==> flow/design.v <==
 module ADDER_TREE#(parameter DATA_IN_WIDTH = 8,DATA_OUT_WIDTH = 16)
							(clk,rst_n,ena,data_in1,data_in2,data_out,done,	pipe
							);
 input clk,rst_n,ena;
 input [DATA_IN_WIDTH - 1:0] data_in1,data_in2;
 output [DATA_OUT_WIDTH:0] data_out;
 output done;
 reg signed done;
 reg signed [DATA_OUT_WIDTH:0] data_out;
output [6:0] pipe;
reg signed [6:0] pipe;
wire data_in2_b0,data_in2_b1,data_in2_b2,data_in2_b3,data_in2_b4,data_in2_b5,data_in2_b6,data_in2_b7;
wire [DATA_IN_WIDTH - 1:0] M_wire0,M_wire1,M_wire2,M_wire3,M_wire4,M_wire5,M_wire6,M_wire7;
reg signed  [DATA_IN_WIDTH - 1:0] M_reg0,M_reg1,M_reg2,M_reg3,M_reg4,M_reg5,M_reg6,M_reg7;
reg signed  [DATA_IN_WIDTH:0] M_reg_ls1_0,M_reg_ls1_1,M_reg_ls1_2,M_reg_ls1_3,M_reg_ls1_4,M_reg_ls1_5,M_reg_ls1_6,M_reg_ls1_7;
reg signed  [DATA_IN_WIDTH + 1:0] Adder_reg1_0,Adder_reg1_1,Adder_reg1_2,Adder_reg1_3;
reg signed  [DATA_IN_WIDTH + 3:0] Adder_reg1_ls2_0,Adder_reg1_ls2_1,Adder_reg1_ls2_2,Adder_reg1_ls2_3,Adder_reg2_0,Adder_reg2_1;
reg signed  [DATA_IN_WIDTH + DATA_IN_WIDTH - 1:0] Adder_reg2_ls4_0,Adder_reg2_ls4_1;
reg signed  [DATA_IN_WIDTH + DATA_IN_WIDTH - 1:0] Adder_reg3_1;
assign data_in2_b0 = data_in2[0];
assign data_in2_b1 = data_in2[1];
assign data_in2_b2 = data_in2[2];
assign data_in2_b3 = data_in2[3];
assign data_in2_b4 = data_in2[4];
assign data_in2_b5 = data_in2[5];
assign data_in2_b6 = data_in2[6];
assign data_in2_b7 = data_in2[7];
assign M_wire0 = data_in2_b0 ? data_in1 : 0;
assign M_wire1 = data_in2_b1 ? data_in1 : 0;
assign M_wire2 = data_in2_b2 ? data_in1 : 0;
assign M_wire3 = data_in2_b3 ? data_in1 : 0;
assign M_wire4 = data_in2_b4 ? data_in1 : 0;
assign M_wire5 = data_in2_b5 ? data_in1 : 0;
assign M_wire6 = data_in2_b6 ? data_in1 : 0;
assign M_wire7 = data_in2_b7 ? data_in1 : 0;
always @(posedge clk or negedge rst_n)
  begin
    if(!rst_n)
	   begin
		   M_reg0 <= 0;
			M_reg1 <= 0;
			M_reg2 <= 0;
			M_reg3 <= 0;
			M_reg4 <= 0;
			M_reg5 <= 0;
			M_reg6 <= 0;
			M_reg7 <= 0;
			pipe[0] <= 0;
		end
	 else
	   begin
		  if(ena)
		    begin
			   M_reg0 <= M_wire0;
				M_reg1 <= M_wire1;
				M_reg2 <= M_wire2;
				M_reg3 <= M_wire3;
				M_reg4 <= M_wire4;
				M_reg5 <= M_wire5;
				M_reg6 <= M_wire6;
				M_reg7 <= M_wire7;
				pipe[0] <= 1;
			 end
		end
  end
always @(posedge clk or negedge rst_n)
  begin
    if(!rst_n)
	   begin
		   M_reg_ls1_0 <= 0;
			M_reg_ls1_1 <= 0;
			M_reg_ls1_2 <= 0;
			M_reg_ls1_3 <= 0;
			M_reg_ls1_4 <= 0;
			M_reg_ls1_5 <= 0;
			M_reg_ls1_6 <= 0;
			M_reg_ls1_7 <= 0;
			pipe[1] <= 0;
		end
	 else
	   begin
		  if(pipe[0])
		    begin
			   M_reg_ls1_0 <= M_reg0;
				M_reg_ls1_1 <= {M_reg1[7:0],1'b0};
				M_reg_ls1_2 <= M_reg2;
				M_reg_ls1_3 <= {M_reg3[7:0],1'b0};
				M_reg_ls1_4 <= M_reg4;
				M_reg_ls1_5 <= {M_reg5[7:0],1'b0};
				M_reg_ls1_6 <= M_reg6;
				M_reg_ls1_7 <= {M_reg7[7:0],1'b0};
				pipe[1] <= 1;
			 end
		end
  end
always @(posedge clk or negedge rst_n)
  begin
    if(!rst_n)
	   begin
		   Adder_reg1_0 <= 0;
			Adder_reg1_1 <= 0;
			Adder_reg1_2 <= 0;
			Adder_reg1_3 <= 0;
			pipe[2] <= 0;
		end
	 else
	   begin
		  if(pipe[1])
		    begin
			   Adder_reg1_0 <= M_reg_ls1_0 + M_reg_ls1_1;
				Adder_reg1_1 <= M_reg_ls1_2 + M_reg_ls1_3;
				Adder_reg1_2 <= M_reg_ls1_4 + M_reg_ls1_5;
				Adder_reg1_3 <= M_reg_ls1_6 + M_reg_ls1_7;
				pipe[2] <= 1;
			 end
		end
  end
always @(posedge clk or negedge rst_n)
  begin
    if(!rst_n)
	   begin
		   Adder_reg1_ls2_0 <= 0;
			Adder_reg1_ls2_1 <= 0;
			Adder_reg1_ls2_2 <= 0;
			Adder_reg1_ls2_3 <= 0;
			pipe[3] <= 0;
		end
	 else
	   begin
		  if(pipe[2])
		    begin
			   Adder_reg1_ls2_0 <= Adder_reg1_0;
				Adder_reg1_ls2_1 <= {Adder_reg1_1[9:0],2'b0};
				Adder_reg1_ls2_2 <= Adder_reg1_2;
				Adder_reg1_ls2_3 <= {Adder_reg1_3[9:0],2'b0};
				pipe[3] <= 1;
			 end
		end
  end
 always @(posedge clk or negedge rst_n)
  begin
    if(!rst_n)
	   begin
		   Adder_reg2_0 <= 0;
			Adder_reg2_1 <= 0;
			pipe[4] <= 0;
		end
	 else
	   begin
		  if(pipe[3])
		    begin
			   Adder_reg2_0 <= Adder_reg1_ls2_0 + Adder_reg1_ls2_1;
				Adder_reg2_1 <= Adder_reg1_ls2_2 + Adder_reg1_ls2_3;
				pipe[4] <= 1;
			 end
		end
  end
  always @(posedge clk or negedge rst_n)
  begin
    if(!rst_n)
	   begin
		   Adder_reg2_ls4_0 <= 0;
		   Adder_reg2_ls4_1 <= 0;
			pipe[5] <= 0;
		end
	 else
	   begin
		  if(pipe[4])
		    begin
				Adder_reg2_ls4_0 <= Adder_reg2_0;
				Adder_reg2_ls4_1 <= {Adder_reg2_1[11:0],4'b0};
				pipe[5] <= 1;
			 end
		end
  end
 always @(posedge clk or negedge rst_n)
  begin
    if(!rst_n)
	   begin
		   Adder_reg3_1 <= 0;
			pipe[6] <= 0;
		end
	 else
	   begin
		  if(pipe[5])
		    begin
			   Adder_reg3_1 <= Adder_reg2_ls4_0 + Adder_reg2_ls4_1;
				pipe[6] <= 1;
			 end
		end
  end
always @(posedge clk or negedge rst_n)
  begin
    if(!rst_n)
	   begin
		  data_out <= 0;
		  done <= 0; 
		end
	 else
	   begin
		  if(pipe[6])
		    begin
			  data_out <= Adder_reg3_1;
			  done <= 1'b1;
			 end
		end
  end
 endmodule 
Wiki page: ADDER_TREE / tool data

From RTL to reports: ADDER_TREE
Tool output for the design above before and after an edit, in the order of the flow.
Lines under "before" count in the file above, lines under "after" in the edited file.
"delta" is "after" less "before", of the values as shown; "rel_change_pct" is that difference over "before", in percent.
Library cell names are shortened.
{"block": "setup", "top": "ADDER_TREE", "clk_port": "clk", "lib": "sky130hd", "lib_corner": "tt_025C_1v80"}

Diff
The edit as a unified diff against the file above.
This change comes from a script, not from a designer. The edited design behaves differently; no optimisation was intended.
begin of diff
@@ -1,7 +1,7 @@
  module ADDER_TREE#(parameter DATA_IN_WIDTH = 8,DATA_OUT_WIDTH = 16)
-							(clk,rst_n,ena,data_in1,data_in2,data_out,done,	pipe
+							(clk,rst_n,ena,data_in1_i,data_in2,data_out,done,	pipe
 							);
  input clk,rst_n,ena;
- input [DATA_IN_WIDTH - 1:0] data_in1,data_in2;
+ input [DATA_IN_WIDTH - 1:0] data_in1_i,data_in2;
  output [DATA_OUT_WIDTH:0] data_out;
  output done;
@@ -9,4 +9,6 @@
  reg signed [DATA_OUT_WIDTH:0] data_out;
 output [6:0] pipe;
+reg [DATA_IN_WIDTH - 1:0] data_in1;
+always @(posedge clk) data_in1 <= data_in1_i;
 reg signed [6:0] pipe;
 wire data_in2_b0,data_in2_b1,data_in2_b2,data_in2_b3,data_in2_b4,data_in2_b5,data_in2_b6,data_in2_b7;
end of diff

Word-level counts
Yosys after proc, flatten, opt, wreduce and memory -nomap, before mapping. Enables and synchronous resets that opt folds into registers are not counted as muxes. Memory bits, and registers merged into a memory's read port (data or address), are not among the register bits. Print and check cells are not counted. Equal cells are merged and count once.
{"block": "bits", "item": "mem_bits_rw", "before": 0, "after": 0, "delta": 0}
{"block": "bits", "item": "n_memories", "before": 0, "after": 0, "delta": 0}
{"block": "bits", "item": "latchBits", "before": 0, "after": 0, "delta": 0}
{"block": "bits", "item": "clocked_rd_ports_x_width", "before": 0, "after": 0, "delta": 0}
{"block": "bits", "item": "word_cells", "before": 53, "after": 54, "delta": 1, "rel_change_pct": 1.89}
{"block": "bits", "item": "rom_bits", "before": 0, "after": 0, "delta": 0}
{"block": "bits", "item": "ff_bits", "before": 296, "after": 304, "delta": 8, "rel_change_pct": 2.70}
{"block": "op_classes", "item": "addsub", "before": 7, "after": 7, "delta": 0, "rel_change_pct": 0.00}
{"block": "op_classes", "item": "reduce_logical", "before": 0, "after": 0, "delta": 0}
{"block": "op_classes", "item": "shifts", "before": 0, "after": 0, "delta": 0}
{"block": "op_classes", "item": "equal", "before": 0, "after": 0, "delta": 0}
{"block": "op_classes", "item": "n_cmp", "before": 0, "after": 0, "delta": 0}
{"block": "op_classes", "item": "n_mux", "before": 8, "after": 8, "delta": 0, "rel_change_pct": 0.00}
{"block": "op_classes", "item": "div", "before": 0, "after": 0, "delta": 0}
{"block": "op_classes", "item": "multipliers", "before": 0, "after": 0, "delta": 0}
{"block": "op_classes", "item": "n_logic", "before": 0, "after": 0, "delta": 0}
Operator kinds equal on both sides are left out: 4.

Depth
Longest topological path by Yosys (ltp), each cell counted once; first at word level (registers and memories cut), then after technology mapping (sequential cells cut; the memories' decode and read muxes count).
{"block": "logic_depth", "item": "ltp_word", "before": 1, "after": 1, "delta": 0, "rel_change_pct": 0.00}
{"block": "logic_depth", "item": "abc_area", "before": "0", "after": "0"}
{"block": "logic_depth", "item": "depth_mapped", "before": 8, "after": 8, "delta": 0, "rel_change_pct": 0.00}
{"block": "logic_depth", "item": "ltp_nobuf", "before": 8, "after": 8, "delta": 0, "rel_change_pct": 0.00}

Synthesis result
The flow's flattened synthesis, as Yosys stat reports it; memories are mapped. The netlist is that of the ABC_AREA named above (0 if unset); the other value can give another one.
{"block": "mapped", "item": "ff_cells", "before": 296, "after": 304, "delta": 8, "rel_change_pct": 2.70}
{"block": "mapped", "item": "cell_count", "before": 1124, "after": 1130, "delta": 6, "rel_change_pct": 0.53}
{"block": "mapped", "item": "yosys_area_um2", "before": 13520.5, "after": 13695.6, "delta": 175.1, "rel_change_pct": 1.30}
{"block": "mapped", "item": "seqArea_um2", "before": 7407.1, "after": 7567.3, "delta": 160.2, "rel_change_pct": 2.16}
{"block": "types", "type": "o21ai_0", "before": 99, "after": 89, "delta": -10, "rel_change_pct": -10.10}
{"block": "types", "type": "clkbuf_1", "before": 38, "after": 30, "delta": -8, "rel_change_pct": -21.05}
{"block": "types", "type": "clkbuf_2", "before": 0, "after": 8, "delta": 8}
{"block": "types", "type": "dfxtp_1", "before": 0, "after": 8, "delta": 8}
{"block": "types", "type": "o21ai_1", "before": 3, "after": 10, "delta": 7, "rel_change_pct": 233.33}
{"block": "types", "type": "inv_1", "before": 78, "after": 73, "delta": -5, "rel_change_pct": -6.41}
{"block": "types", "type": "a31o_1", "before": 0, "after": 5, "delta": 5}
{"block": "types", "type": "a31o_2", "before": 4, "after": 0, "delta": -4, "rel_change_pct": -100.00}
{"block": "types", "type": "nor2_1", "before": 39, "after": 42, "delta": 3, "rel_change_pct": 7.69}
{"block": "types", "type": "nor2b_1", "before": 13, "after": 16, "delta": 3, "rel_change_pct": 23.08}
{"block": "types", "type": "o31ai_2", "before": 1, "after": 4, "delta": 3, "rel_change_pct": 300.00}
{"block": "types", "type": "mux2_2", "before": 187, "after": 185, "delta": -2, "rel_change_pct": -1.07}
{"block": "types", "type": "a21oi_1", "before": 37, "after": 39, "delta": 2, "rel_change_pct": 5.41}
{"block": "types", "type": "xnor2_1", "before": 24, "after": 22, "delta": -2, "rel_change_pct": -8.33}
{"block": "types", "type": "nor3_1", "before": 10, "after": 12, "delta": 2, "rel_change_pct": 20.00}
{"block": "types", "type": "nand2b_1", "before": 4, "after": 2, "delta": -2, "rel_change_pct": -50.00}
{"block": "types", "type": "o211ai_1", "before": 3, "after": 1, "delta": -2, "rel_change_pct": -66.67}
{"block": "types", "type": "a21o_1", "before": 16, "after": 15, "delta": -1, "rel_change_pct": -6.25}
Cell types equal on both sides are left out: 25.
Not every row of either side is listed.

Worst setup path after synthesis
OpenSTA on the mapped netlist: ideal clock, no wires. The path of least setup slack (recovery checks aside). Input and output delay are each 20% of the period. Register names are those of the netlist, which keeps one name where synthesis merged equal registers.
{"block": "synth_timing", "item": "path_type", "before": "reg2reg", "after": "reg2reg"}
{"block": "synth_timing", "item": "from", "before": "register M_reg_ls1_2[1]", "after": "register M_reg_ls1_6[1]"}
{"block": "synth_timing", "item": "to", "before": "register Adder_reg1_1[7]", "after": "register Adder_reg1_3[7]"}
{"block": "synth_timing", "item": "path_delay_ns", "before": 2.067, "after": 2.018, "delta": -0.049, "rel_change_pct": -2.37}
{"block": "synth_timing", "item": "path_slack_ns", "before": 1.933, "after": 1.983, "delta": 0.050}
{"block": "synth_timing", "item": "tclk_ns", "before": 4.0, "after": 4.0, "delta": 0.0, "rel_change_pct": 0.00}
{"block": "synth_timing", "item": "path_stages", "before": 8, "after": 8, "delta": 0, "rel_change_pct": 0.00}
{"block": "synth_timing", "item": "setup_ns", "before": 0.120, "after": 0.120, "delta": 0.000}
{"block": "synth_timing", "item": "t_first_pin_ns", "before": 0.000, "after": 0.000, "delta": 0.000}
{"block": "synth_timing", "item": "t_arrival_ns", "before": 1.947, "after": 1.898, "delta": -0.049, "rel_change_pct": -2.52}
{"block": "synth_timing", "item": "path_buffers", "before": 0, "after": 0, "delta": 0}
{"block": "synth_timing", "item": "synth_period_reached_ns", "before": 2.067, "after": 2.017, "delta": -0.050, "rel_change_pct": -2.42}
"path_delay_ns" = arrival - input delay + setup time.
"path_stages" counts driving pins, that of a launching flip-flop among them; a cell with two outputs on the path counts twice.
"synth_period_reached_ns" is the clock period less the worst setup slack; recovery checks do not enter. This is arithmetic on one report: input and output delays are still those of the set period (20% each).
Between the ends stands the longest chain of elaborated cells between them, by number of cells; it is not shown to be the way that was timed. Of several equally long chains one is given.
Each line given opens the expression or statement behind the cell; cells for indexed reads and writes are added by Yosys, which also makes memories of some case tables.
{"block": "synth_via_before", "cell_sequence": "dfrtp_1 > ha_1 > fa_1 > a21oi_1 > o21ai_0 > o21ai_0 > or3b_1 > a31o_2", "elab_chain_len": 1, "cells_between": 1, "cone_lines": 1, "classes_between": "add/sub (1)"}
{"block": "synth_rtl_before", "item": "from (decl)", "line": 15, "rtl": "reg signed  [DATA_IN_WIDTH:0] M_reg_ls1_0,M_reg_ls1_1,M_reg_ls1_2,M_reg_ls1_3,M_reg_ls1_4,M_reg_ls1_5,M_reg_ls ..."}
{"block": "synth_rtl_before", "item": "from (assign)", "line": 72, "rtl": "M_reg_ls1_2 <= 0;"}
{"block": "synth_rtl_before", "item": "from (assign)", "line": 86, "rtl": "M_reg_ls1_2 <= M_reg2;"}
{"block": "synth_rtl_before", "item": "8-bit by 9-bit adder with 10-bit output", "line": 111, "rtl": "Adder_reg1_1 <= M_reg_ls1_2 + M_reg_ls1_3;"}
{"block": "synth_rtl_before", "item": "to (assign)", "line": 101, "rtl": "Adder_reg1_1 <= 0;"}
{"block": "synth_rtl_before", "item": "to (assign)", "line": 111}
{"block": "synth_rtl_before", "item": "to (decl)", "line": 16, "rtl": "reg signed  [DATA_IN_WIDTH + 1:0] Adder_reg1_0,Adder_reg1_1,Adder_reg1_2,Adder_reg1_3;"}
{"block": "synth_via_after", "cell_sequence": "dfrtp_1 > ha_1 > fa_1 > a21oi_1 > o21ai_1 > o21ai_1 > or3b_1 > a31o_1", "elab_chain_len": 1, "cells_between": 1, "cone_lines": 1, "classes_between": "add/sub (1)"}
{"block": "synth_rtl_after", "item": "from (decl)", "line": 17, "rtl": "reg signed  [DATA_IN_WIDTH:0] M_reg_ls1_0,M_reg_ls1_1,M_reg_ls1_2,M_reg_ls1_3,M_reg_ls1_4,M_reg_ls1_5,M_reg_ls ..."}
{"block": "synth_rtl_after", "item": "from (assign)", "line": 78, "rtl": "M_reg_ls1_6 <= 0;"}
{"block": "synth_rtl_after", "item": "from (assign)", "line": 92, "rtl": "M_reg_ls1_6 <= M_reg6;"}
{"block": "synth_rtl_after", "item": "8-bit by 9-bit adder with 10-bit output", "line": 115, "rtl": "Adder_reg1_3 <= M_reg_ls1_6 + M_reg_ls1_7;"}
{"block": "synth_rtl_after", "item": "to (assign)", "line": 105, "rtl": "Adder_reg1_3 <= 0;"}
{"block": "synth_rtl_after", "item": "to (assign)", "line": 115}
{"block": "synth_rtl_after", "item": "to (decl)", "line": 18, "rtl": "reg signed  [DATA_IN_WIDTH + 1:0] Adder_reg1_0,Adder_reg1_1,Adder_reg1_2,Adder_reg1_3;"}

Timing after layout
Path of least setup slack in the final report of each run of set A (OpenROAD, finished layout, wires in). Where an end is a register, its clock arrival counts in the times.
{"block": "layout_timing", "item": "path_type", "before": "reg2out", "after": "reg2out"}
{"block": "layout_timing", "item": "from", "before": "register pipe[4]", "after": "register pipe[4]"}
{"block": "layout_timing", "item": "to", "before": "output port pipe[4]", "after": "output port pipe[4]"}
{"block": "layout_timing", "item": "t_first_pin_ns", "before": 0.50, "after": 0.51, "delta": 0.01, "rel_change_pct": 2.00}
{"block": "layout_timing", "item": "path_stages", "before": 2, "after": 2, "delta": 0, "rel_change_pct": 0.00}
{"block": "layout_timing", "item": "t_arrival_ns", "before": 2.22, "after": 2.21, "delta": -0.01, "rel_change_pct": -0.45}
{"block": "layout_timing", "item": "path_slack_ns", "before": 0.98, "after": 0.99, "delta": 0.01}
{"block": "layout_timing", "item": "tclk_ns", "before": 4.0, "after": 4.0, "delta": 0.0, "rel_change_pct": 0.00}
{"block": "layout_timing", "item": "out_delay_ns", "before": 0.80, "after": 0.80, "delta": 0.00, "rel_change_pct": 0.00}
{"block": "layout_timing", "item": "path_buffers", "before": 1, "after": 1, "delta": 0, "rel_change_pct": 0.00}
{"block": "layout_via_before", "cell_sequence": "dfrtp_1 > clkdlybuf4s50_1", "elab_chain_len": 0, "cells_between": 0, "cone_lines": 0}
{"block": "layout_rtl_before", "item": "from (decl)", "line": 10, "rtl": "output [6:0] pipe;"}
{"block": "layout_rtl_before", "item": "from (assign)", "line": 146, "rtl": "pipe[4] <= 0;"}
{"block": "layout_rtl_before", "item": "from (assign)", "line": 154, "rtl": "pipe[4] <= 1;"}
{"block": "layout_rtl_before", "item": "to (decl)", "line": 10}
{"block": "layout_via_after", "cell_sequence": "dfrtp_1 > clkdlybuf4s50_1", "elab_chain_len": 0, "cells_between": 0, "cone_lines": 0}
{"block": "layout_rtl_after", "item": "from (decl)", "line": 10, "rtl": "output [6:0] pipe;"}
{"block": "layout_rtl_after", "item": "from (assign)", "line": 148, "rtl": "pipe[4] <= 0;"}
{"block": "layout_rtl_after", "item": "from (assign)", "line": 156, "rtl": "pipe[4] <= 1;"}
{"block": "layout_rtl_after", "item": "to (decl)", "line": 10}

Layout results
Both versions went through the flow (Yosys, OpenROAD) with the same settings in each pair. Constraints: input delay and output delay 20% of the set period each, output load 0.01 pF.
{"block": "flow_settings_set_A", "CORE_UTILIZATION": 40, "period_ns": 4.0, "CAP_MARGIN": 20, "CORE_MARGIN": 2, "SLEW_MARGIN": 20}
{"block": "measured_set_A", "item": "ws_setup_ns", "before": 0.976, "after": 0.991, "delta": 0.015}
{"block": "measured_set_A", "item": "design_power_w", "before": 0.009364, "after": 0.009523, "delta": 0.000159, "rel_change_pct": 1.70}
{"block": "measured_set_A", "item": "layout_stdcell_area_um2", "before": 15494.9, "after": 15686.3, "delta": 191.4, "rel_change_pct": 1.24}
{"block": "measured_set_A", "item": "ys_area_um2", "before": 13520.5, "after": 13695.6, "delta": 175.1, "rel_change_pct": 1.30}
{"block": "measured_set_A", "item": "period_less_ws_ns", "before": 3.024, "after": 3.009, "delta": -0.015, "rel_change_pct": -0.50}
{"block": "measured_set_A", "item": "design_die_area_um2", "before": 35287.6, "after": 35736.1, "delta": 448.5, "rel_change_pct": 1.27}
{"block": "measured_set_A", "item": "fin_tns_ns", "before": 0.000, "after": 0.000, "delta": 0.000}
{"block": "measured_set_A", "item": "post_route_util_pct", "before": 46.3, "after": 46.7, "delta": 0.4}
{"block": "flow_settings_set_B", "CAP_MARGIN": 5, "CORE_ASPECT_RATIO": 1.21, "CORE_UTILIZATION": 31, "MAX_ROUTING_LAYER": "met5", "PLACE_DENSITY_LB_ADDON": 0.05, "period_ns": 3.79, "CORE_MARGIN": 2, "SLEW_MARGIN": 20}
{"block": "measured_set_B", "item": "ws_setup_ns", "before": 0.762, "after": 1.030, "delta": 0.268}
{"block": "measured_set_B", "item": "design_power_w", "before": 0.00994, "after": 0.010379, "delta": 0.000439, "rel_change_pct": 4.42}
{"block": "measured_set_B", "item": "layout_stdcell_area_um2", "before": 15663.8, "after": 15931.5, "delta": 267.7, "rel_change_pct": 1.71}
{"block": "measured_set_B", "item": "ys_area_um2", "before": 13520.5, "after": 13695.6, "delta": 175.1, "rel_change_pct": 1.30}
{"block": "measured_set_B", "item": "period_less_ws_ns", "before": 3.028, "after": 2.760, "delta": -0.268, "rel_change_pct": -8.85}
{"block": "measured_set_B", "item": "design_die_area_um2", "before": 45308.8, "after": 45884.8, "delta": 576.0, "rel_change_pct": 1.27}
{"block": "measured_set_B", "item": "fin_tns_ns", "before": 0.000, "after": 0.000, "delta": 0.000}
{"block": "measured_set_B", "item": "post_route_util_pct", "before": 36.2, "after": 36.6, "delta": 0.4}
"period_less_ws_ns" = clock period - worst setup slack. The figure is calculated, with input and output delays left at 20% of the set period.
"design_power_w" rests on the timing tool's default activity at the inputs, not on a simulated workload.
